==> flow/design.v <==
module mult16_top (
  input         clk,
  input  [15:0] a,
  input  [15:0] b,
  output [31:0] p
);
  reg  [15:0] a_r, b_r;
  reg  [31:0] p_r;
  wire [31:0] o;
  multiplier_16bit u_mul (.a(a_r), .b(b_r), .o(o));
  always @(posedge clk) begin
    a_r <= a;
    b_r <= b;
    p_r <= o;
  end
  assign p = p_r;
endmodule

module ha(input a, b, output sum, cout);
  assign {cout, sum} = a + b;
endmodule
module fa(input a, b, cin, output sum, cout);
  assign {cout, sum} = a + b + cin;
endmodule
module multiplier_16bit(input [15:0] a, b, output [31:0] o);
  wire [254:0] c;
  wire [209:0] s;
  assign o[0] = a[0] & b[0];
  ha ha1(.a(a[1]&b[0]), .b(a[0]&b[1]), .sum(o[1]), .cout(c[0]));
  ha ha2(.a(a[2]&b[0]), .b(a[1]&b[1]), .sum(s[0]), .cout(c[1]));
  ha ha3(.a(a[3]&b[0]), .b(a[2]&b[1]), .sum(s[1]), .cout(c[2]));
  ha ha4(.a(a[4]&b[0]), .b(a[3]&b[1]), .sum(s[2]), .cout(c[3]));
  ha ha5(.a(a[5]&b[0]), .b(a[4]&b[1]), .sum(s[3]), .cout(c[4]));
  ha ha6(.a(a[6]&b[0]), .b(a[5]&b[1]), .sum(s[4]), .cout(c[5]));
  ha ha7(.a(a[7]&b[0]), .b(a[6]&b[1]), .sum(s[5]), .cout(c[6]));
  ha ha8(.a(a[8]&b[0]), .b(a[7]&b[1]), .sum(s[6]), .cout(c[7]));
  ha ha9(.a(a[9]&b[0]), .b(a[8]&b[1]), .sum(s[7]), .cout(c[8]));
  ha ha10(.a(a[10]&b[0]), .b(a[9]&b[1]), .sum(s[8]), .cout(c[9]));
  ha ha11(.a(a[11]&b[0]), .b(a[10]&b[1]), .sum(s[9]), .cout(c[10]));
  ha ha12(.a(a[12]&b[0]), .b(a[11]&b[1]), .sum(s[10]), .cout(c[11]));
  ha ha13(.a(a[13]&b[0]), .b(a[12]&b[1]), .sum(s[11]), .cout(c[12]));
  ha ha14(.a(a[14]&b[0]), .b(a[13]&b[1]), .sum(s[12]), .cout(c[13]));
  ha ha15(.a(a[15]&b[0]), .b(a[14]&b[1]), .sum(s[13]), .cout(c[14]));
  fa fa1(.a(a[0]&b[2]), .b(s[0]), .cin(c[0]), .sum(o[2]), .cout(c[15]));
  fa fa2(.a(a[1]&b[2]), .b(s[1]), .cin(c[1]), .sum(s[14]), .cout(c[16]));
  fa fa3(.a(a[2]&b[2]), .b(s[2]), .cin(c[2]), .sum(s[15]), .cout(c[17]));
  fa fa4(.a(a[3]&b[2]), .b(s[3]), .cin(c[3]), .sum(s[16]), .cout(c[18]));
  fa fa5(.a(a[4]&b[2]), .b(s[4]), .cin(c[4]), .sum(s[17]), .cout(c[19]));
  fa fa6(.a(a[5]&b[2]), .b(s[5]), .cin(c[5]), .sum(s[18]), .cout(c[20]));
  fa fa7(.a(a[6]&b[2]), .b(s[6]), .cin(c[6]), .sum(s[19]), .cout(c[21]));
  fa fa8(.a(a[7]&b[2]), .b(s[7]), .cin(c[7]), .sum(s[20]), .cout(c[22]));
  fa fa9(.a(a[8]&b[2]), .b(s[8]), .cin(c[8]), .sum(s[21]), .cout(c[23]));
  fa fa10(.a(a[9]&b[2]), .b(s[9]), .cin(c[9]), .sum(s[22]), .cout(c[24]));
  fa fa11(.a(a[10]&b[2]), .b(s[10]), .cin(c[10]), .sum(s[23]), .cout(c[25]));
  fa fa12(.a(a[11]&b[2]), .b(s[11]), .cin(c[11]), .sum(s[24]), .cout(c[26]));
  fa fa13(.a(a[12]&b[2]), .b(s[12]), .cin(c[12]), .sum(s[25]), .cout(c[27]));
  fa fa14(.a(a[13]&b[2]), .b(s[13]), .cin(c[13]), .sum(s[26]), .cout(c[28]));
  fa fa15(.a(a[14]&b[2]), .b(a[15]&b[1]), .cin(c[14]), .sum(s[27]), .cout(c[29]));
  fa fa16(.a(a[0]&b[3]), .b(s[14]), .cin(c[15]), .sum(o[3]), .cout(c[30]));
  fa fa17(.a(a[1]&b[3]), .b(s[15]), .cin(c[16]), .sum(s[28]), .cout(c[31]));
  fa fa18(.a(a[2]&b[3]), .b(s[16]), .cin(c[17]), .sum(s[29]), .cout(c[32]));
  fa fa19(.a(a[3]&b[3]), .b(s[17]), .cin(c[18]), .sum(s[30]), .cout(c[33]));
  fa fa20(.a(a[4]&b[3]), .b(s[18]), .cin(c[19]), .sum(s[31]), .cout(c[34]));
  fa fa21(.a(a[5]&b[3]), .b(s[19]), .cin(c[20]), .sum(s[32]), .cout(c[35]));
  fa fa22(.a(a[6]&b[3]), .b(s[20]), .cin(c[21]), .sum(s[33]), .cout(c[36]));
  fa fa23(.a(a[7]&b[3]), .b(s[21]), .cin(c[22]), .sum(s[34]), .cout(c[37]));
  fa fa24(.a(a[8]&b[3]), .b(s[22]), .cin(c[23]), .sum(s[35]), .cout(c[38]));
  fa fa25(.a(a[9]&b[3]), .b(s[23]), .cin(c[24]), .sum(s[36]), .cout(c[39]));
  fa fa26(.a(a[10]&b[3]), .b(s[24]), .cin(c[25]), .sum(s[37]), .cout(c[40]));
  fa fa27(.a(a[11]&b[3]), .b(s[25]), .cin(c[26]), .sum(s[38]), .cout(c[41]));
  fa fa28(.a(a[12]&b[3]), .b(s[26]), .cin(c[27]), .sum(s[39]), .cout(c[42]));
  fa fa29(.a(a[13]&b[3]), .b(s[27]), .cin(c[28]), .sum(s[40]), .cout(c[43]));
  fa fa30(.a(a[14]&b[3]), .b(a[15]&b[2]), .cin(c[29]), .sum(s[41]), .cout(c[44]));
  fa fa31(.a(a[0]&b[4]), .b(s[28]), .cin(c[30]), .sum(o[4]), .cout(c[45]));
  fa fa32(.a(a[1]&b[4]), .b(s[29]), .cin(c[31]), .sum(s[42]), .cout(c[46]));
  fa fa33(.a(a[2]&b[4]), .b(s[30]), .cin(c[32]), .sum(s[43]), .cout(c[47]));
  fa fa34(.a(a[3]&b[4]), .b(s[31]), .cin(c[33]), .sum(s[44]), .cout(c[48]));
  fa fa35(.a(a[4]&b[4]), .b(s[32]), .cin(c[34]), .sum(s[45]), .cout(c[49]));
  fa fa36(.a(a[5]&b[4]), .b(s[33]), .cin(c[35]), .sum(s[46]), .cout(c[50]));
  fa fa37(.a(a[6]&b[4]), .b(s[34]), .cin(c[36]), .sum(s[47]), .cout(c[51]));
  fa fa38(.a(a[7]&b[4]), .b(s[35]), .cin(c[37]), .sum(s[48]), .cout(c[52]));
  fa fa39(.a(a[8]&b[4]), .b(s[36]), .cin(c[38]), .sum(s[49]), .cout(c[53]));
  fa fa40(.a(a[9]&b[4]), .b(s[37]), .cin(c[39]), .sum(s[50]), .cout(c[54]));
  fa fa41(.a(a[10]&b[4]), .b(s[38]), .cin(c[40]), .sum(s[51]), .cout(c[55]));
  fa fa42(.a(a[11]&b[4]), .b(s[39]), .cin(c[41]), .sum(s[52]), .cout(c[56]));
  fa fa43(.a(a[12]&b[4]), .b(s[40]), .cin(c[42]), .sum(s[53]), .cout(c[57]));
  fa fa44(.a(a[13]&b[4]), .b(s[41]), .cin(c[43]), .sum(s[54]), .cout(c[58]));
  fa fa45(.a(a[14]&b[4]), .b(a[15]&b[3]), .cin(c[44]), .sum(s[55]), .cout(c[59]));
  fa fa46(.a(a[0]&b[5]), .b(s[42]), .cin(c[45]), .sum(o[5]), .cout(c[60]));
  fa fa47(.a(a[1]&b[5]), .b(s[43]), .cin(c[46]), .sum(s[56]), .cout(c[61]));
  fa fa48(.a(a[2]&b[5]), .b(s[44]), .cin(c[47]), .sum(s[57]), .cout(c[62]));
  fa fa49(.a(a[3]&b[5]), .b(s[45]), .cin(c[48]), .sum(s[58]), .cout(c[63]));
  fa fa50(.a(a[4]&b[5]), .b(s[46]), .cin(c[49]), .sum(s[59]), .cout(c[64]));
  fa fa51(.a(a[5]&b[5]), .b(s[47]), .cin(c[50]), .sum(s[60]), .cout(c[65]));
  fa fa52(.a(a[6]&b[5]), .b(s[48]), .cin(c[51]), .sum(s[61]), .cout(c[66]));
  fa fa53(.a(a[7]&b[5]), .b(s[49]), .cin(c[52]), .sum(s[62]), .cout(c[67]));
  fa fa54(.a(a[8]&b[5]), .b(s[50]), .cin(c[53]), .sum(s[63]), .cout(c[68]));
  fa fa55(.a(a[9]&b[5]), .b(s[51]), .cin(c[54]), .sum(s[64]), .cout(c[69]));
  fa fa56(.a(a[10]&b[5]), .b(s[52]), .cin(c[55]), .sum(s[65]), .cout(c[70]));
  fa fa57(.a(a[11]&b[5]), .b(s[53]), .cin(c[56]), .sum(s[66]), .cout(c[71]));
  fa fa58(.a(a[12]&b[5]), .b(s[54]), .cin(c[57]), .sum(s[67]), .cout(c[72]));
  fa fa59(.a(a[13]&b[5]), .b(s[55]), .cin(c[58]), .sum(s[68]), .cout(c[73]));
  fa fa60(.a(a[14]&b[5]), .b(a[15]&b[4]), .cin(c[59]), .sum(s[69]), .cout(c[74]));
  fa fa61(.a(a[0]&b[6]), .b(s[56]), .cin(c[60]), .sum(o[6]), .cout(c[75]));
  fa fa62(.a(a[1]&b[6]), .b(s[57]), .cin(c[61]), .sum(s[70]), .cout(c[76]));
  fa fa63(.a(a[2]&b[6]), .b(s[58]), .cin(c[62]), .sum(s[71]), .cout(c[77]));
  fa fa64(.a(a[3]&b[6]), .b(s[59]), .cin(c[63]), .sum(s[72]), .cout(c[78]));
  fa fa65(.a(a[4]&b[6]), .b(s[60]), .cin(c[64]), .sum(s[73]), .cout(c[79]));
  fa fa66(.a(a[5]&b[6]), .b(s[61]), .cin(c[65]), .sum(s[74]), .cout(c[80]));
  fa fa67(.a(a[6]&b[6]), .b(s[62]), .cin(c[66]), .sum(s[75]), .cout(c[81]));
  fa fa68(.a(a[7]&b[6]), .b(s[63]), .cin(c[67]), .sum(s[76]), .cout(c[82]));
  fa fa69(.a(a[8]&b[6]), .b(s[64]), .cin(c[68]), .sum(s[77]), .cout(c[83]));
  fa fa70(.a(a[9]&b[6]), .b(s[65]), .cin(c[69]), .sum(s[78]), .cout(c[84]));
  fa fa71(.a(a[10]&b[6]), .b(s[66]), .cin(c[70]), .sum(s[79]), .cout(c[85]));
  fa fa72(.a(a[11]&b[6]), .b(s[67]), .cin(c[71]), .sum(s[80]), .cout(c[86]));
  fa fa73(.a(a[12]&b[6]), .b(s[68]), .cin(c[72]), .sum(s[81]), .cout(c[87]));
  fa fa74(.a(a[13]&b[6]), .b(s[69]), .cin(c[73]), .sum(s[82]), .cout(c[88]));
  fa fa75(.a(a[14]&b[6]), .b(a[15]&b[5]), .cin(c[74]), .sum(s[83]), .cout(c[89]));
  fa fa76(.a(a[0]&b[7]), .b(s[70]), .cin(c[75]), .sum(o[7]), .cout(c[90]));
  fa fa77(.a(a[1]&b[7]), .b(s[71]), .cin(c[76]), .sum(s[84]), .cout(c[91]));
  fa fa78(.a(a[2]&b[7]), .b(s[72]), .cin(c[77]), .sum(s[85]), .cout(c[92]));
  fa fa79(.a(a[3]&b[7]), .b(s[73]), .cin(c[78]), .sum(s[86]), .cout(c[93]));
  fa fa80(.a(a[4]&b[7]), .b(s[74]), .cin(c[79]), .sum(s[87]), .cout(c[94]));
  fa fa81(.a(a[5]&b[7]), .b(s[75]), .cin(c[80]), .sum(s[88]), .cout(c[95]));
  fa fa82(.a(a[6]&b[7]), .b(s[76]), .cin(c[81]), .sum(s[89]), .cout(c[96]));
  fa fa83(.a(a[7]&b[7]), .b(s[77]), .cin(c[82]), .sum(s[90]), .cout(c[97]));
  fa fa84(.a(a[8]&b[7]), .b(s[78]), .cin(c[83]), .sum(s[91]), .cout(c[98]));
  fa fa85(.a(a[9]&b[7]), .b(s[79]), .cin(c[84]), .sum(s[92]), .cout(c[99]));
  fa fa86(.a(a[10]&b[7]), .b(s[80]), .cin(c[85]), .sum(s[93]), .cout(c[100]));
  fa fa87(.a(a[11]&b[7]), .b(s[81]), .cin(c[86]), .sum(s[94]), .cout(c[101]));
  fa fa88(.a(a[12]&b[7]), .b(s[82]), .cin(c[87]), .sum(s[95]), .cout(c[102]));
  fa fa89(.a(a[13]&b[7]), .b(s[83]), .cin(c[88]), .sum(s[96]), .cout(c[103]));
  fa fa90(.a(a[14]&b[7]), .b(a[15]&b[6]), .cin(c[89]), .sum(s[97]), .cout(c[104]));
  fa fa91(.a(a[0]&b[8]), .b(s[84]), .cin(c[90]), .sum(o[8]), .cout(c[105]));
  fa fa92(.a(a[1]&b[8]), .b(s[85]), .cin(c[91]), .sum(s[98]), .cout(c[106]));
  fa fa93(.a(a[2]&b[8]), .b(s[86]), .cin(c[92]), .sum(s[99]), .cout(c[107]));
  fa fa94(.a(a[3]&b[8]), .b(s[87]), .cin(c[93]), .sum(s[100]), .cout(c[108]));
  fa fa95(.a(a[4]&b[8]), .b(s[88]), .cin(c[94]), .sum(s[101]), .cout(c[109]));
  fa fa96(.a(a[5]&b[8]), .b(s[89]), .cin(c[95]), .sum(s[102]), .cout(c[110]));
  fa fa97(.a(a[6]&b[8]), .b(s[90]), .cin(c[96]), .sum(s[103]), .cout(c[111]));
  fa fa98(.a(a[7]&b[8]), .b(s[91]), .cin(c[97]), .sum(s[104]), .cout(c[112]));
  fa fa99(.a(a[8]&b[8]), .b(s[92]), .cin(c[98]), .sum(s[105]), .cout(c[113]));
  fa fa100(.a(a[9]&b[8]), .b(s[93]), .cin(c[99]), .sum(s[106]), .cout(c[114]));
  fa fa101(.a(a[10]&b[8]), .b(s[94]), .cin(c[100]), .sum(s[107]), .cout(c[115]));
  fa fa102(.a(a[11]&b[8]), .b(s[95]), .cin(c[101]), .sum(s[108]), .cout(c[116]));
  fa fa103(.a(a[12]&b[8]), .b(s[96]), .cin(c[102]), .sum(s[109]), .cout(c[117]));
  fa fa104(.a(a[13]&b[8]), .b(s[97]), .cin(c[103]), .sum(s[110]), .cout(c[118]));
  fa fa105(.a(a[14]&b[8]), .b(a[15]&b[7]), .cin(c[104]), .sum(s[111]), .cout(c[119]));
  fa fa106(.a(a[0]&b[9]), .b(s[98]), .cin(c[105]), .sum(o[9]), .cout(c[120]));
  fa fa107(.a(a[1]&b[9]), .b(s[99]), .cin(c[106]), .sum(s[112]), .cout(c[121]));
  fa fa108(.a(a[2]&b[9]), .b(s[100]), .cin(c[107]), .sum(s[113]), .cout(c[122]));
  fa fa109(.a(a[3]&b[9]), .b(s[101]), .cin(c[108]), .sum(s[114]), .cout(c[123]));
  fa fa110(.a(a[4]&b[9]), .b(s[102]), .cin(c[109]), .sum(s[115]), .cout(c[124]));
  fa fa111(.a(a[5]&b[9]), .b(s[103]), .cin(c[110]), .sum(s[116]), .cout(c[125]));
  fa fa112(.a(a[6]&b[9]), .b(s[104]), .cin(c[111]), .sum(s[117]), .cout(c[126]));
  fa fa113(.a(a[7]&b[9]), .b(s[105]), .cin(c[112]), .sum(s[118]), .cout(c[127]));
  fa fa114(.a(a[8]&b[9]), .b(s[106]), .cin(c[113]), .sum(s[119]), .cout(c[128]));
  fa fa115(.a(a[9]&b[9]), .b(s[107]), .cin(c[114]), .sum(s[120]), .cout(c[129]));
  fa fa116(.a(a[10]&b[9]), .b(s[108]), .cin(c[115]), .sum(s[121]), .cout(c[130]));
  fa fa117(.a(a[11]&b[9]), .b(s[109]), .cin(c[116]), .sum(s[122]), .cout(c[131]));
  fa fa118(.a(a[12]&b[9]), .b(s[110]), .cin(c[117]), .sum(s[123]), .cout(c[132]));
  fa fa119(.a(a[13]&b[9]), .b(s[111]), .cin(c[118]), .sum(s[124]), .cout(c[133]));
  fa fa120(.a(a[14]&b[9]), .b(a[15]&b[8]), .cin(c[119]), .sum(s[125]), .cout(c[134]));
  fa fa121(.a(a[0]&b[10]), .b(s[112]), .cin(c[120]), .sum(o[10]), .cout(c[135]));
  fa fa122(.a(a[1]&b[10]), .b(s[113]), .cin(c[121]), .sum(s[126]), .cout(c[136]));
  fa fa123(.a(a[2]&b[10]), .b(s[114]), .cin(c[122]), .sum(s[127]), .cout(c[137]));
  fa fa124(.a(a[3]&b[10]), .b(s[115]), .cin(c[123]), .sum(s[128]), .cout(c[138]));
  fa fa125(.a(a[4]&b[10]), .b(s[116]), .cin(c[124]), .sum(s[129]), .cout(c[139]));
  fa fa126(.a(a[5]&b[10]), .b(s[117]), .cin(c[125]), .sum(s[130]), .cout(c[140]));
  fa fa127(.a(a[6]&b[10]), .b(s[118]), .cin(c[126]), .sum(s[131]), .cout(c[141]));
  fa fa128(.a(a[7]&b[10]), .b(s[119]), .cin(c[127]), .sum(s[132]), .cout(c[142]));
  fa fa129(.a(a[8]&b[10]), .b(s[120]), .cin(c[128]), .sum(s[133]), .cout(c[143]));
  fa fa130(.a(a[9]&b[10]), .b(s[121]), .cin(c[129]), .sum(s[134]), .cout(c[144]));
  fa fa131(.a(a[10]&b[10]), .b(s[122]), .cin(c[130]), .sum(s[135]), .cout(c[145]));
  fa fa132(.a(a[11]&b[10]), .b(s[123]), .cin(c[131]), .sum(s[136]), .cout(c[146]));
  fa fa133(.a(a[12]&b[10]), .b(s[124]), .cin(c[132]), .sum(s[137]), .cout(c[147]));
  fa fa134(.a(a[13]&b[10]), .b(s[125]), .cin(c[133]), .sum(s[138]), .cout(c[148]));
  fa fa135(.a(a[14]&b[10]), .b(a[15]&b[9]), .cin(c[134]), .sum(s[139]), .cout(c[149]));
  fa fa136(.a(a[0]&b[11]), .b(s[126]), .cin(c[135]), .sum(o[11]), .cout(c[150]));
  fa fa137(.a(a[1]&b[11]), .b(s[127]), .cin(c[136]), .sum(s[140]), .cout(c[151]));
  fa fa138(.a(a[2]&b[11]), .b(s[128]), .cin(c[137]), .sum(s[141]), .cout(c[152]));
  fa fa139(.a(a[3]&b[11]), .b(s[129]), .cin(c[138]), .sum(s[142]), .cout(c[153]));
  fa fa140(.a(a[4]&b[11]), .b(s[130]), .cin(c[139]), .sum(s[143]), .cout(c[154]));
  fa fa141(.a(a[5]&b[11]), .b(s[131]), .cin(c[140]), .sum(s[144]), .cout(c[155]));
  fa fa142(.a(a[6]&b[11]), .b(s[132]), .cin(c[141]), .sum(s[145]), .cout(c[156]));
  fa fa143(.a(a[7]&b[11]), .b(s[133]), .cin(c[142]), .sum(s[146]), .cout(c[157]));
  fa fa144(.a(a[8]&b[11]), .b(s[134]), .cin(c[143]), .sum(s[147]), .cout(c[158]));
  fa fa145(.a(a[9]&b[11]), .b(s[135]), .cin(c[144]), .sum(s[148]), .cout(c[159]));
  fa fa146(.a(a[10]&b[11]), .b(s[136]), .cin(c[145]), .sum(s[149]), .cout(c[160]));
  fa fa147(.a(a[11]&b[11]), .b(s[137]), .cin(c[146]), .sum(s[150]), .cout(c[161]));
  fa fa148(.a(a[12]&b[11]), .b(s[138]), .cin(c[147]), .sum(s[151]), .cout(c[162]));
  fa fa149(.a(a[13]&b[11]), .b(s[139]), .cin(c[148]), .sum(s[152]), .cout(c[163]));
  fa fa150(.a(a[14]&b[11]), .b(a[15]&b[10]), .cin(c[149]), .sum(s[153]), .cout(c[164]));
  fa fa151(.a(a[0]&b[12]), .b(s[140]), .cin(c[150]), .sum(o[12]), .cout(c[165]));
  fa fa152(.a(a[1]&b[12]), .b(s[141]), .cin(c[151]), .sum(s[154]), .cout(c[166]));
  fa fa153(.a(a[2]&b[12]), .b(s[142]), .cin(c[152]), .sum(s[155]), .cout(c[167]));
  fa fa154(.a(a[3]&b[12]), .b(s[143]), .cin(c[153]), .sum(s[156]), .cout(c[168]));
  fa fa155(.a(a[4]&b[12]), .b(s[144]), .cin(c[154]), .sum(s[157]), .cout(c[169]));
  fa fa156(.a(a[5]&b[12]), .b(s[145]), .cin(c[155]), .sum(s[158]), .cout(c[170]));
  fa fa157(.a(a[6]&b[12]), .b(s[146]), .cin(c[156]), .sum(s[159]), .cout(c[171]));
  fa fa158(.a(a[7]&b[12]), .b(s[147]), .cin(c[157]), .sum(s[160]), .cout(c[172]));
  fa fa159(.a(a[8]&b[12]), .b(s[148]), .cin(c[158]), .sum(s[161]), .cout(c[173]));
  fa fa160(.a(a[9]&b[12]), .b(s[149]), .cin(c[159]), .sum(s[162]), .cout(c[174]));
  fa fa161(.a(a[10]&b[12]), .b(s[150]), .cin(c[160]), .sum(s[163]), .cout(c[175]));
  fa fa162(.a(a[11]&b[12]), .b(s[151]), .cin(c[161]), .sum(s[164]), .cout(c[176]));
  fa fa163(.a(a[12]&b[12]), .b(s[152]), .cin(c[162]), .sum(s[165]), .cout(c[177]));
  fa fa164(.a(a[13]&b[12]), .b(s[153]), .cin(c[163]), .sum(s[166]), .cout(c[178]));
  fa fa165(.a(a[14]&b[12]), .b(a[15]&b[11]), .cin(c[164]), .sum(s[167]), .cout(c[179]));
  fa fa166(.a(a[0]&b[13]), .b(s[154]), .cin(c[165]), .sum(o[13]), .cout(c[180]));
  fa fa167(.a(a[1]&b[13]), .b(s[155]), .cin(c[166]), .sum(s[168]), .cout(c[181]));
  fa fa168(.a(a[2]&b[13]), .b(s[156]), .cin(c[167]), .sum(s[169]), .cout(c[182]));
  fa fa169(.a(a[3]&b[13]), .b(s[157]), .cin(c[168]), .sum(s[170]), .cout(c[183]));
  fa fa170(.a(a[4]&b[13]), .b(s[158]), .cin(c[169]), .sum(s[171]), .cout(c[184]));
  fa fa171(.a(a[5]&b[13]), .b(s[159]), .cin(c[170]), .sum(s[172]), .cout(c[185]));
  fa fa172(.a(a[6]&b[13]), .b(s[160]), .cin(c[171]), .sum(s[173]), .cout(c[186]));
  fa fa173(.a(a[7]&b[13]), .b(s[161]), .cin(c[172]), .sum(s[174]), .cout(c[187]));
  fa fa174(.a(a[8]&b[13]), .b(s[162]), .cin(c[173]), .sum(s[175]), .cout(c[188]));
  fa fa175(.a(a[9]&b[13]), .b(s[163]), .cin(c[174]), .sum(s[176]), .cout(c[189]));
  fa fa176(.a(a[10]&b[13]), .b(s[164]), .cin(c[175]), .sum(s[177]), .cout(c[190]));
  fa fa177(.a(a[11]&b[13]), .b(s[165]), .cin(c[176]), .sum(s[178]), .cout(c[191]));
  fa fa178(.a(a[12]&b[13]), .b(s[166]), .cin(c[177]), .sum(s[179]), .cout(c[192]));
  fa fa179(.a(a[13]&b[13]), .b(s[167]), .cin(c[178]), .sum(s[180]), .cout(c[193]));
  fa fa180(.a(a[14]&b[13]), .b(a[15]&b[12]), .cin(c[179]), .sum(s[181]), .cout(c[194]));
  fa fa181(.a(a[0]&b[14]), .b(s[168]), .cin(c[180]), .sum(o[14]), .cout(c[195]));
  fa fa182(.a(a[1]&b[14]), .b(s[169]), .cin(c[181]), .sum(s[182]), .cout(c[196]));
  fa fa183(.a(a[2]&b[14]), .b(s[170]), .cin(c[182]), .sum(s[183]), .cout(c[197]));
  fa fa184(.a(a[3]&b[14]), .b(s[171]), .cin(c[183]), .sum(s[184]), .cout(c[198]));
  fa fa185(.a(a[4]&b[14]), .b(s[172]), .cin(c[184]), .sum(s[185]), .cout(c[199]));
  fa fa186(.a(a[5]&b[14]), .b(s[173]), .cin(c[185]), .sum(s[186]), .cout(c[200]));
  fa fa187(.a(a[6]&b[14]), .b(s[174]), .cin(c[186]), .sum(s[187]), .cout(c[201]));
  fa fa188(.a(a[7]&b[14]), .b(s[175]), .cin(c[187]), .sum(s[188]), .cout(c[202]));
  fa fa189(.a(a[8]&b[14]), .b(s[176]), .cin(c[188]), .sum(s[189]), .cout(c[203]));
  fa fa190(.a(a[9]&b[14]), .b(s[177]), .cin(c[189]), .sum(s[190]), .cout(c[204]));
  fa fa191(.a(a[10]&b[14]), .b(s[178]), .cin(c[190]), .sum(s[191]), .cout(c[205]));
  fa fa192(.a(a[11]&b[14]), .b(s[179]), .cin(c[191]), .sum(s[192]), .cout(c[206]));
  fa fa193(.a(a[12]&b[14]), .b(s[180]), .cin(c[192]), .sum(s[193]), .cout(c[207]));
  fa fa194(.a(a[13]&b[14]), .b(s[181]), .cin(c[193]), .sum(s[194]), .cout(c[208]));
  fa fa195(.a(a[14]&b[14]), .b(a[15]&b[13]), .cin(c[194]), .sum(s[195]), .cout(c[209]));
  fa fa196(.a(a[0]&b[15]), .b(s[182]), .cin(c[195]), .sum(o[15]), .cout(c[210]));
  fa fa197(.a(a[1]&b[15]), .b(s[183]), .cin(c[196]), .sum(s[196]), .cout(c[211]));
  fa fa198(.a(a[2]&b[15]), .b(s[184]), .cin(c[197]), .sum(s[197]), .cout(c[212]));
  fa fa199(.a(a[3]&b[15]), .b(s[185]), .cin(c[198]), .sum(s[198]), .cout(c[213]));
  fa fa200(.a(a[4]&b[15]), .b(s[186]), .cin(c[199]), .sum(s[199]), .cout(c[214]));
  fa fa201(.a(a[5]&b[15]), .b(s[187]), .cin(c[200]), .sum(s[200]), .cout(c[215]));
  fa fa202(.a(a[6]&b[15]), .b(s[188]), .cin(c[201]), .sum(s[201]), .cout(c[216]));
  fa fa203(.a(a[7]&b[15]), .b(s[189]), .cin(c[202]), .sum(s[202]), .cout(c[217]));
  fa fa204(.a(a[8]&b[15]), .b(s[190]), .cin(c[203]), .sum(s[203]), .cout(c[218]));
  fa fa205(.a(a[9]&b[15]), .b(s[191]), .cin(c[204]), .sum(s[204]), .cout(c[219]));
  fa fa206(.a(a[10]&b[15]), .b(s[192]), .cin(c[205]), .sum(s[205]), .cout(c[220]));
  fa fa207(.a(a[11]&b[15]), .b(s[193]), .cin(c[206]), .sum(s[206]), .cout(c[221]));
  fa fa208(.a(a[12]&b[15]), .b(s[194]), .cin(c[207]), .sum(s[207]), .cout(c[222]));
  fa fa209(.a(a[13]&b[15]), .b(s[195]), .cin(c[208]), .sum(s[208]), .cout(c[223]));
  fa fa210(.a(a[14]&b[15]), .b(a[15]&b[14]), .cin(c[209]), .sum(s[209]), .cout(c[224]));
  ha ha16(.a(c[210]), .b(s[196]), .sum(o[16]), .cout(c[225]));
  fa fa211(.a(c[211]), .b(s[197]), .cin(c[225]), .sum(o[17]), .cout(c[226]));
  fa fa212(.a(c[212]), .b(s[198]), .cin(c[226]), .sum(o[18]), .cout(c[227]));
  fa fa213(.a(c[213]), .b(s[199]), .cin(c[227]), .sum(o[19]), .cout(c[228]));
  fa fa214(.a(c[214]), .b(s[200]), .cin(c[228]), .sum(o[20]), .cout(c[229]));
  fa fa215(.a(c[215]), .b(s[201]), .cin(c[229]), .sum(o[21]), .cout(c[230]));
  fa fa216(.a(c[216]), .b(s[202]), .cin(c[230]), .sum(o[22]), .cout(c[231]));
  fa fa217(.a(c[217]), .b(s[203]), .cin(c[231]), .sum(o[23]), .cout(c[232]));
  fa fa218(.a(c[218]), .b(s[204]), .cin(c[232]), .sum(o[24]), .cout(c[233]));
  fa fa219(.a(c[219]), .b(s[205]), .cin(c[233]), .sum(o[25]), .cout(c[234]));
  fa fa220(.a(c[220]), .b(s[206]), .cin(c[234]), .sum(o[26]), .cout(c[235]));
  fa fa221(.a(c[221]), .b(s[207]), .cin(c[235]), .sum(o[27]), .cout(c[236]));
  fa fa222(.a(c[222]), .b(s[208]), .cin(c[236]), .sum(o[28]), .cout(c[237]));
  fa fa223(.a(c[223]), .b(s[209]), .cin(c[237]), .sum(o[29]), .cout(c[238]));
  fa fa224(.a(c[224]), .b(a[15]&b[15]), .cin(c[238]), .sum(o[30]), .cout(o[31]));
endmodule
; Reports on mult16_top
; Each step is given for the RTL above and for the edited RTL.
; "orig" refers to lines of the RTL above, "edited" to lines of the edited file.
; "diff" is "edited" less "orig", of the values as shown.
; Operators carry their Yosys type and port widths (W data, S select, Z words).
; Library cell names are shortened.
; The mark n/a stands for no value.
[inputs]
top_module = mult16_top
clk_port = clk
lib = sky130hd
pvt_corner = tt_025C_1v80

; Edit of the RTL
; The edit as a unified diff against the file above.
; The edit is scripted: it alters the design's behaviour and was not made to optimise anything.
; begin of diff
@@ -14,7 +14,8 @@
     p_r <= o;
   end
-  assign p = p_r;
-endmodule
-
+  reg [31:0] p_reg;
+  always @(posedge clk) p_reg <= p_r;
+  assign p = p_reg;
+endmodule
 module ha(input a, b, output sum, cout);
   assign {cout, sum} = a + b;
; end of diff

; Word-level counts
; Counts by Yosys on the flattened word-level netlist (proc, flatten, opt, wreduce; memories kept). Register bits leave out memories and registers merged into their read ports (data or address); mux counts leave out enables and synchronous resets folded into registers. Print and check cells are left out. Cells with the same type and inputs are merged into one.
[classes]
columns = item, orig, edited, diff
row1 = add_sub_neg, 464, 464, 0
row2 = logic, 256, 256, 0
[ops]
columns = cell, orig, edited, diff
row1 = $and A1 B1 Y1, 256, 256, 0
row2 = $add A1 B1 Y2, 240, 240, 0
row3 = $add A2 B1 Y2, 224, 224, 0
[word_totals]
columns = item, orig, edited, diff
row1 = ff_bits, 64, 96, 32
row2 = in_bits, 33, 33, 0
row3 = output_inout_bits, 32, 32, 0
row4 = wordCells, 723, 724, 1

; Depth
; Depth = most cells in a row (Yosys ltp): at word level without a register or memory, in the mapped netlist without a sequential cell, where the memories' decode and read muxes count.
[logic_depth]
columns = item, orig, edited, diff
row1 = depth_word, 45, 45, 0
row2 = abc_area, 0, 0, n/a
row3 = mapped_depth, 38, 38, 0
row4 = ltp_nobuf, 37, 37, 0

; After synthesis
; Yosys stat after the flow's synthesis: flattened, memories mapped to cells. It holds for the ABC_AREA given above (unset counts as 0); a run with the other value may have another netlist.
[types]
columns = cell_type, orig, edited, diff
row1 = dfxtp_1, 64, 96, 32
row2 = and2_2, 11, 0, -11
row3 = and2_1, 27, 37, 10
row4 = buf_6, 29, 25, -4
row5 = buf_4, 3, 7, 4
row6 = nand2_1, 218, 219, 1
row7 = inv_1, 71, 72, 1
row8 = fa_1, 224, 224, 0
row9 = ha_1, 16, 16, 0
row10 = buf_2, 11, 11, 0
[mapped]
columns = item, orig, edited, diff
row1 = cells, 674, 707, 33
row2 = mapped_area_mm2, 0.0077061, 0.0083192, 0.0006131
row3 = ff_cells, 64, 96, 32
row4 = buf_cells, 43, 43, 0
row5 = seq_area_mm2, 0.0012812, 0.0019218, 0.0006406
; The figures by module come from a second, unflattened synthesis with its own total; it is not the netlist above.
[hier_totals]
columns = item, orig, edited, diff
row1 = cells_unflattened, 592, 624, 32
row2 = hier_area_mm2, 0.0078563, 0.0086283, 0.0007720
; Rows give one instance, submodules left out.
[by_module_orig]
columns = mod, cells, instances, seq_area_mm2, area_mm2
row1 = fa, 1, 224, 0, 0.00002
row2 = multiplier_16bit, 288, 1, 0, 0.0018906
row3 = mult16_top, 64, 1, 0.0012812, 0.0012812
row4 = ha, 1, 16, 0, 0.0000125
[by_module_edited]
columns = mod, cells, instances, seq_area_mm2, area_mm2
row1 = fa, 1, 224, 0, 0.00002
row2 = multiplier_16bit, 288, 1, 0, 0.0020219
row3 = mult16_top, 96, 1, 0.0019218, 0.0019218
row4 = ha, 1, 16, 0, 0.0000125

; Timing after synthesis
; OpenSTA on the mapped netlist: ideal clock, no wires. The path of least setup slack (recovery checks aside). Input and output delay are each 20% of the period. Register names are those of the netlist, which keeps one name where synthesis merged equal registers.
[synth_timing]
columns = item, orig, edited, diff
row1 = path_kind, register -> register, register -> register, n/a
row2 = from, register b_r[0], register b_r[1], n/a
row3 = to, register p_r[30], register p_r[30], n/a
row4 = tclk_ns, 15.0, 15.0, 0.0
row5 = path_buffers, 1, 1, 0
row6 = t_required_ns, 14.869, 14.943, 0.074
row7 = path_delay_ns, 13.539, 13.689, 0.150
row8 = stages, 37, 37, 0
row9 = setup_slack_ns, 1.461, 1.310, -0.151
row10 = setup_time_ns, 0.131, 0.057, -0.074
row11 = launch_ns, 0.000, 0.000, 0.000
row12 = arrival_ns, 13.408, 13.632, 0.224
row13 = period_less_setup_slack_ns, 13.539, 13.69, 0.151
; "path_delay_ns" = arrival - input delay + setup time.
; "stages" counts driving pins, that of a launching flip-flop among them; a cell with two outputs on the path counts twice.
; "period_less_setup_slack_ns" is the clock period less the worst setup slack; recovery checks do not enter. This is arithmetic on one report: input and output delays are still those of the set period (20% each).
; The rows between start and end are the longest chain of elaborated cells between them; the timing report does not say that the signal goes this way. Where chains are equally long, one stands for them.
; A line is the first line of the expression or statement that the cell stems from. Yosys adds cells for indexed reads and writes and turns some case tables into memories.
[synth_between_orig]
cell_sequence = dfxtp_1 buf_6 and2_1 ha_1 fa_1 inv_1 fa_1 fa_1 fa_1 fa_1 fa_1 fa_1 fa_1 fa_1 fa_1 fa_1 fa_1 fa_1 inv_1 fa_1 ha_1 fa_1 fa_1 fa_1 fa_1 fa_1 fa_1 fa_1 fa_1 fa_1 fa_1 fa_1 inv_1 fa_1 fa_1 inv_1 fa_1
elab_chain_cells = 45
cells_between = 465
cone_lines = 17
[synth_lines_orig]
columns = item, line
row1 = "start, declared", 7  ; reg  [15:0] a_r, b_r;
row2 = "start, assigned", 13  ; b_r <= b;
row3 = $and A1 B1 Y1, 43  ; ha ha15(.a(a[15]&b[0]), .b(a[14]&b[1]), .sum(s[13]), .cout(c[14]));
row4 = $add A1 B1 Y2, 20  ; assign {cout, sum} = a + b;
row5 = $add A1 B1 Y2, 23  ; assign {cout, sum} = a + b + cin;
row6 = $add A2 B1 Y2, 23
row7 = $add A1 B1 Y2, 23
row8 = $add A2 B1 Y2, 23
row9 = $add A1 B1 Y2, 23
row10 = [18 not listed], n/a
row11 = $add A2 B1 Y2, 23
row12 = $add A1 B1 Y2, 23
row13 = $add A2 B1 Y2, 23
row14 = $add A1 B1 Y2, 23
row15 = $add A2 B1 Y2, 23
row16 = $add A1 B1 Y2, 20
row17 = $add A2 B1 Y2 x14, 23
row18 = "end, assigned", 14  ; p_r <= o;
row19 = "end, declared", 8  ; reg  [31:0] p_r;
[synth_between_edited]
cell_sequence = dfxtp_1 buf_6 and2_1 ha_1 fa_1 inv_1 fa_1 fa_1 fa_1 fa_1 fa_1 fa_1 fa_1 fa_1 fa_1 fa_1 fa_1 fa_1 inv_1 fa_1 ha_1 fa_1 fa_1 fa_1 fa_1 fa_1 fa_1 fa_1 fa_1 fa_1 fa_1 fa_1 fa_1 inv_1 fa_1 fa_1 inv_1
elab_chain_cells = 45
cells_between = 467
cone_lines = 18
[synth_lines_edited]
columns = item, line
row1 = "start, declared", 7  ; reg  [15:0] a_r, b_r;
row2 = "start, assigned", 13  ; b_r <= b;
row3 = $and A1 B1 Y1, 44  ; ha ha15(.a(a[15]&b[0]), .b(a[14]&b[1]), .sum(s[13]), .cout(c[14]));
row4 = $add A1 B1 Y2, 21  ; assign {cout, sum} = a + b;
row5 = $add A1 B1 Y2, 24  ; assign {cout, sum} = a + b + cin;
row6 = $add A2 B1 Y2, 24
row7 = $add A1 B1 Y2, 24
row8 = $add A2 B1 Y2, 24
row9 = $add A1 B1 Y2, 24
row10 = [18 not listed], n/a
row11 = $add A2 B1 Y2, 24
row12 = $add A1 B1 Y2, 24
row13 = $add A2 B1 Y2, 24
row14 = $add A1 B1 Y2, 24
row15 = $add A2 B1 Y2, 24
row16 = $add A1 B1 Y2, 21
row17 = $add A2 B1 Y2 x14, 24
row18 = "end, assigned", 14  ; p_r <= o;
row19 = "end, declared", 8  ; reg  [31:0] p_r;

; Worst path after layout
; From the final timing report of the runs of set A: the path of least setup slack in the routed layout; clock arrival at registers is part of the times.
[layout_timing]
columns = item, orig, edited, diff
row1 = path_kind, register -> register, register -> register, n/a
row2 = from, register b_r[0], register a_r[14], n/a
row3 = to, register p_r[30], register p_r[30], n/a
row4 = t_required_ns, 14.42, 14.51, 0.09
row5 = setup_time_ns, 0.12, 0.05, -0.07
row6 = launch_ns, 0.34, 0.35, 0.01
row7 = tclk_ns, 14.2, 14.2, 0.0
row8 = arrival_ns, 13.91, 13.99, 0.08
row9 = path_buffers, 0, 1, 1
row10 = setup_slack_ns, 0.52, 0.52, 0.00
row11 = stages, 36, 36, 0
; The rows between start and end are the longest chain of elaborated cells between them; the timing report does not say that the signal goes this way. Where chains are equally long, one stands for them.
[layout_between_orig]
cell_sequence = dfxtp_4 and2_1 ha_1 inv_1 fa_1 fa_1 fa_1 fa_1 fa_1 fa_1 fa_1 fa_1 fa_1 fa_1 fa_1 fa_1 fa_1 inv_1 fa_1 ha_1 fa_1 fa_1 fa_1 fa_2 fa_1 fa_1 fa_2 fa_1 fa_1 fa_1 fa_1 inv_1 fa_1 fa_1 inv_1 fa_1
elab_chain_cells = 45
cells_between = 465
cone_lines = 17
[layout_lines_orig]
columns = item, line
row1 = "start, declared", 7  ; reg  [15:0] a_r, b_r;
row2 = "start, assigned", 13  ; b_r <= b;
row3 = $and A1 B1 Y1, 43  ; ha ha15(.a(a[15]&b[0]), .b(a[14]&b[1]), .sum(s[13]), .cout(c[14]));
row4 = $add A1 B1 Y2, 20  ; assign {cout, sum} = a + b;
row5 = $add A1 B1 Y2, 23  ; assign {cout, sum} = a + b + cin;
row6 = $add A2 B1 Y2, 23
row7 = $add A1 B1 Y2, 23
row8 = $add A2 B1 Y2, 23
row9 = $add A1 B1 Y2, 23
row10 = [18 not listed], n/a
row11 = $add A2 B1 Y2, 23
row12 = $add A1 B1 Y2, 23
row13 = $add A2 B1 Y2, 23
row14 = $add A1 B1 Y2, 23
row15 = $add A2 B1 Y2, 23
row16 = $add A1 B1 Y2, 20
row17 = $add A2 B1 Y2 x14, 23
row18 = "end, assigned", 14  ; p_r <= o;
row19 = "end, declared", 8  ; reg  [31:0] p_r;
[layout_between_edited]
cell_sequence = dfxtp_1 buf_4 and2_1 fa_1 inv_1 fa_1 fa_1 fa_1 fa_1 fa_1 fa_1 fa_1 fa_1 fa_1 fa_1 fa_1 fa_1 inv_1 fa_1 ha_1 fa_1 fa_2 fa_2 fa_1 fa_1 fa_1 fa_1 fa_1 fa_1 fa_2 fa_1 fa_1 inv_1 fa_1 fa_1 inv_1
elab_chain_cells = 45
cells_between = 311
cone_lines = 18
[layout_lines_edited]
columns = item, line
row1 = "start, declared", 7  ; reg  [15:0] a_r, b_r;
row2 = "start, assigned", 12  ; a_r <= a;
row3 = $and A1 B1 Y1, 44  ; ha ha15(.a(a[15]&b[0]), .b(a[14]&b[1]), .sum(s[13]), .cout(c[14]));
row4 = $add A1 B1 Y2, 21  ; assign {cout, sum} = a + b;
row5 = $add A1 B1 Y2, 24  ; assign {cout, sum} = a + b + cin;
row6 = $add A2 B1 Y2, 24
row7 = $add A1 B1 Y2, 24
row8 = $add A2 B1 Y2, 24
row9 = $add A1 B1 Y2, 24
row10 = [18 not listed], n/a
row11 = $add A2 B1 Y2, 24
row12 = $add A1 B1 Y2, 24
row13 = $add A2 B1 Y2, 24
row14 = $add A1 B1 Y2, 24
row15 = $add A2 B1 Y2, 24
row16 = $add A1 B1 Y2, 21
row17 = $add A2 B1 Y2 x14, 24
row18 = "end, assigned", 14  ; p_r <= o;
row19 = "end, declared", 8  ; reg  [31:0] p_r;

; Measured runs
; Runs of the flow (Yosys, OpenROAD) on both versions; the two runs of a pair have the same settings. The constraints put input and output delay at 20% of the set period each and load the outputs with 0.01 pF.
[settings_set_A]
CORE_UTILIZATION = 40
period_ns = 14.2
CAP_MARGIN = 20
CORE_MARGIN = 2
SLEW_MARGIN = 20
[results_set_A]
columns = item, orig, edited, diff
row1 = tns_ns, 0.000, 0.000, 0.000
row2 = die_footprint_mm2, 0.0203918, 0.0219677, 0.0015759
row3 = ws_hold_ns, 0.575, 0.321, -0.254
row4 = final_setup_ws_ns, 0.517, 0.522, 0.005
row5 = achievedPeriod_ns, 13.683, 13.678, -0.005
row6 = synth_area_mm2, 0.0077061, 0.0083192, 0.0006131
row7 = utilization_frac, 0.461, 0.46, -0.001
row8 = finish.stdcell_area_mm2, 0.0086821, 0.0093365, 0.0006544
[settings_set_B]
CAP_MARGIN = 30
CELL_PAD_IN_SITES_GLOBAL_PLACEMENT = 3
CORE_ASPECT_RATIO = 0.77
CORE_UTILIZATION = 50
CTS_CLUSTER_SIZE = 13
GPL_ROUTABILITY_DRIVEN = 0
MAX_ROUTING_LAYER = met4
PLACE_DENSITY = 0.91
TNS_END_PERCENT = 60
period_ns = 16.5
CORE_MARGIN = 2
SLEW_MARGIN = 20
[results_set_B]
columns = item, orig, edited, diff
row1 = tns_ns, 0.000, 0.000, 0.000
row2 = die_footprint_mm2, 0.0164292, 0.0176951, 0.0012659
row3 = ws_hold_ns, 0.704, 0.324, -0.380
row4 = final_setup_ws_ns, 2.374, 2.264, -0.110
row5 = achievedPeriod_ns, 14.126, 14.236, 0.110
row6 = synth_area_mm2, 0.0077061, 0.0083192, 0.0006131
row7 = utilization_frac, 0.572, 0.561, -0.011
row8 = finish.stdcell_area_mm2, 0.0085457, 0.00915, 0.0006043
; By "achievedPeriod_ns" is meant the clock period of the run minus its worst setup slack. This is arithmetic on one report: input and output delays are still those of the set period (20% each).
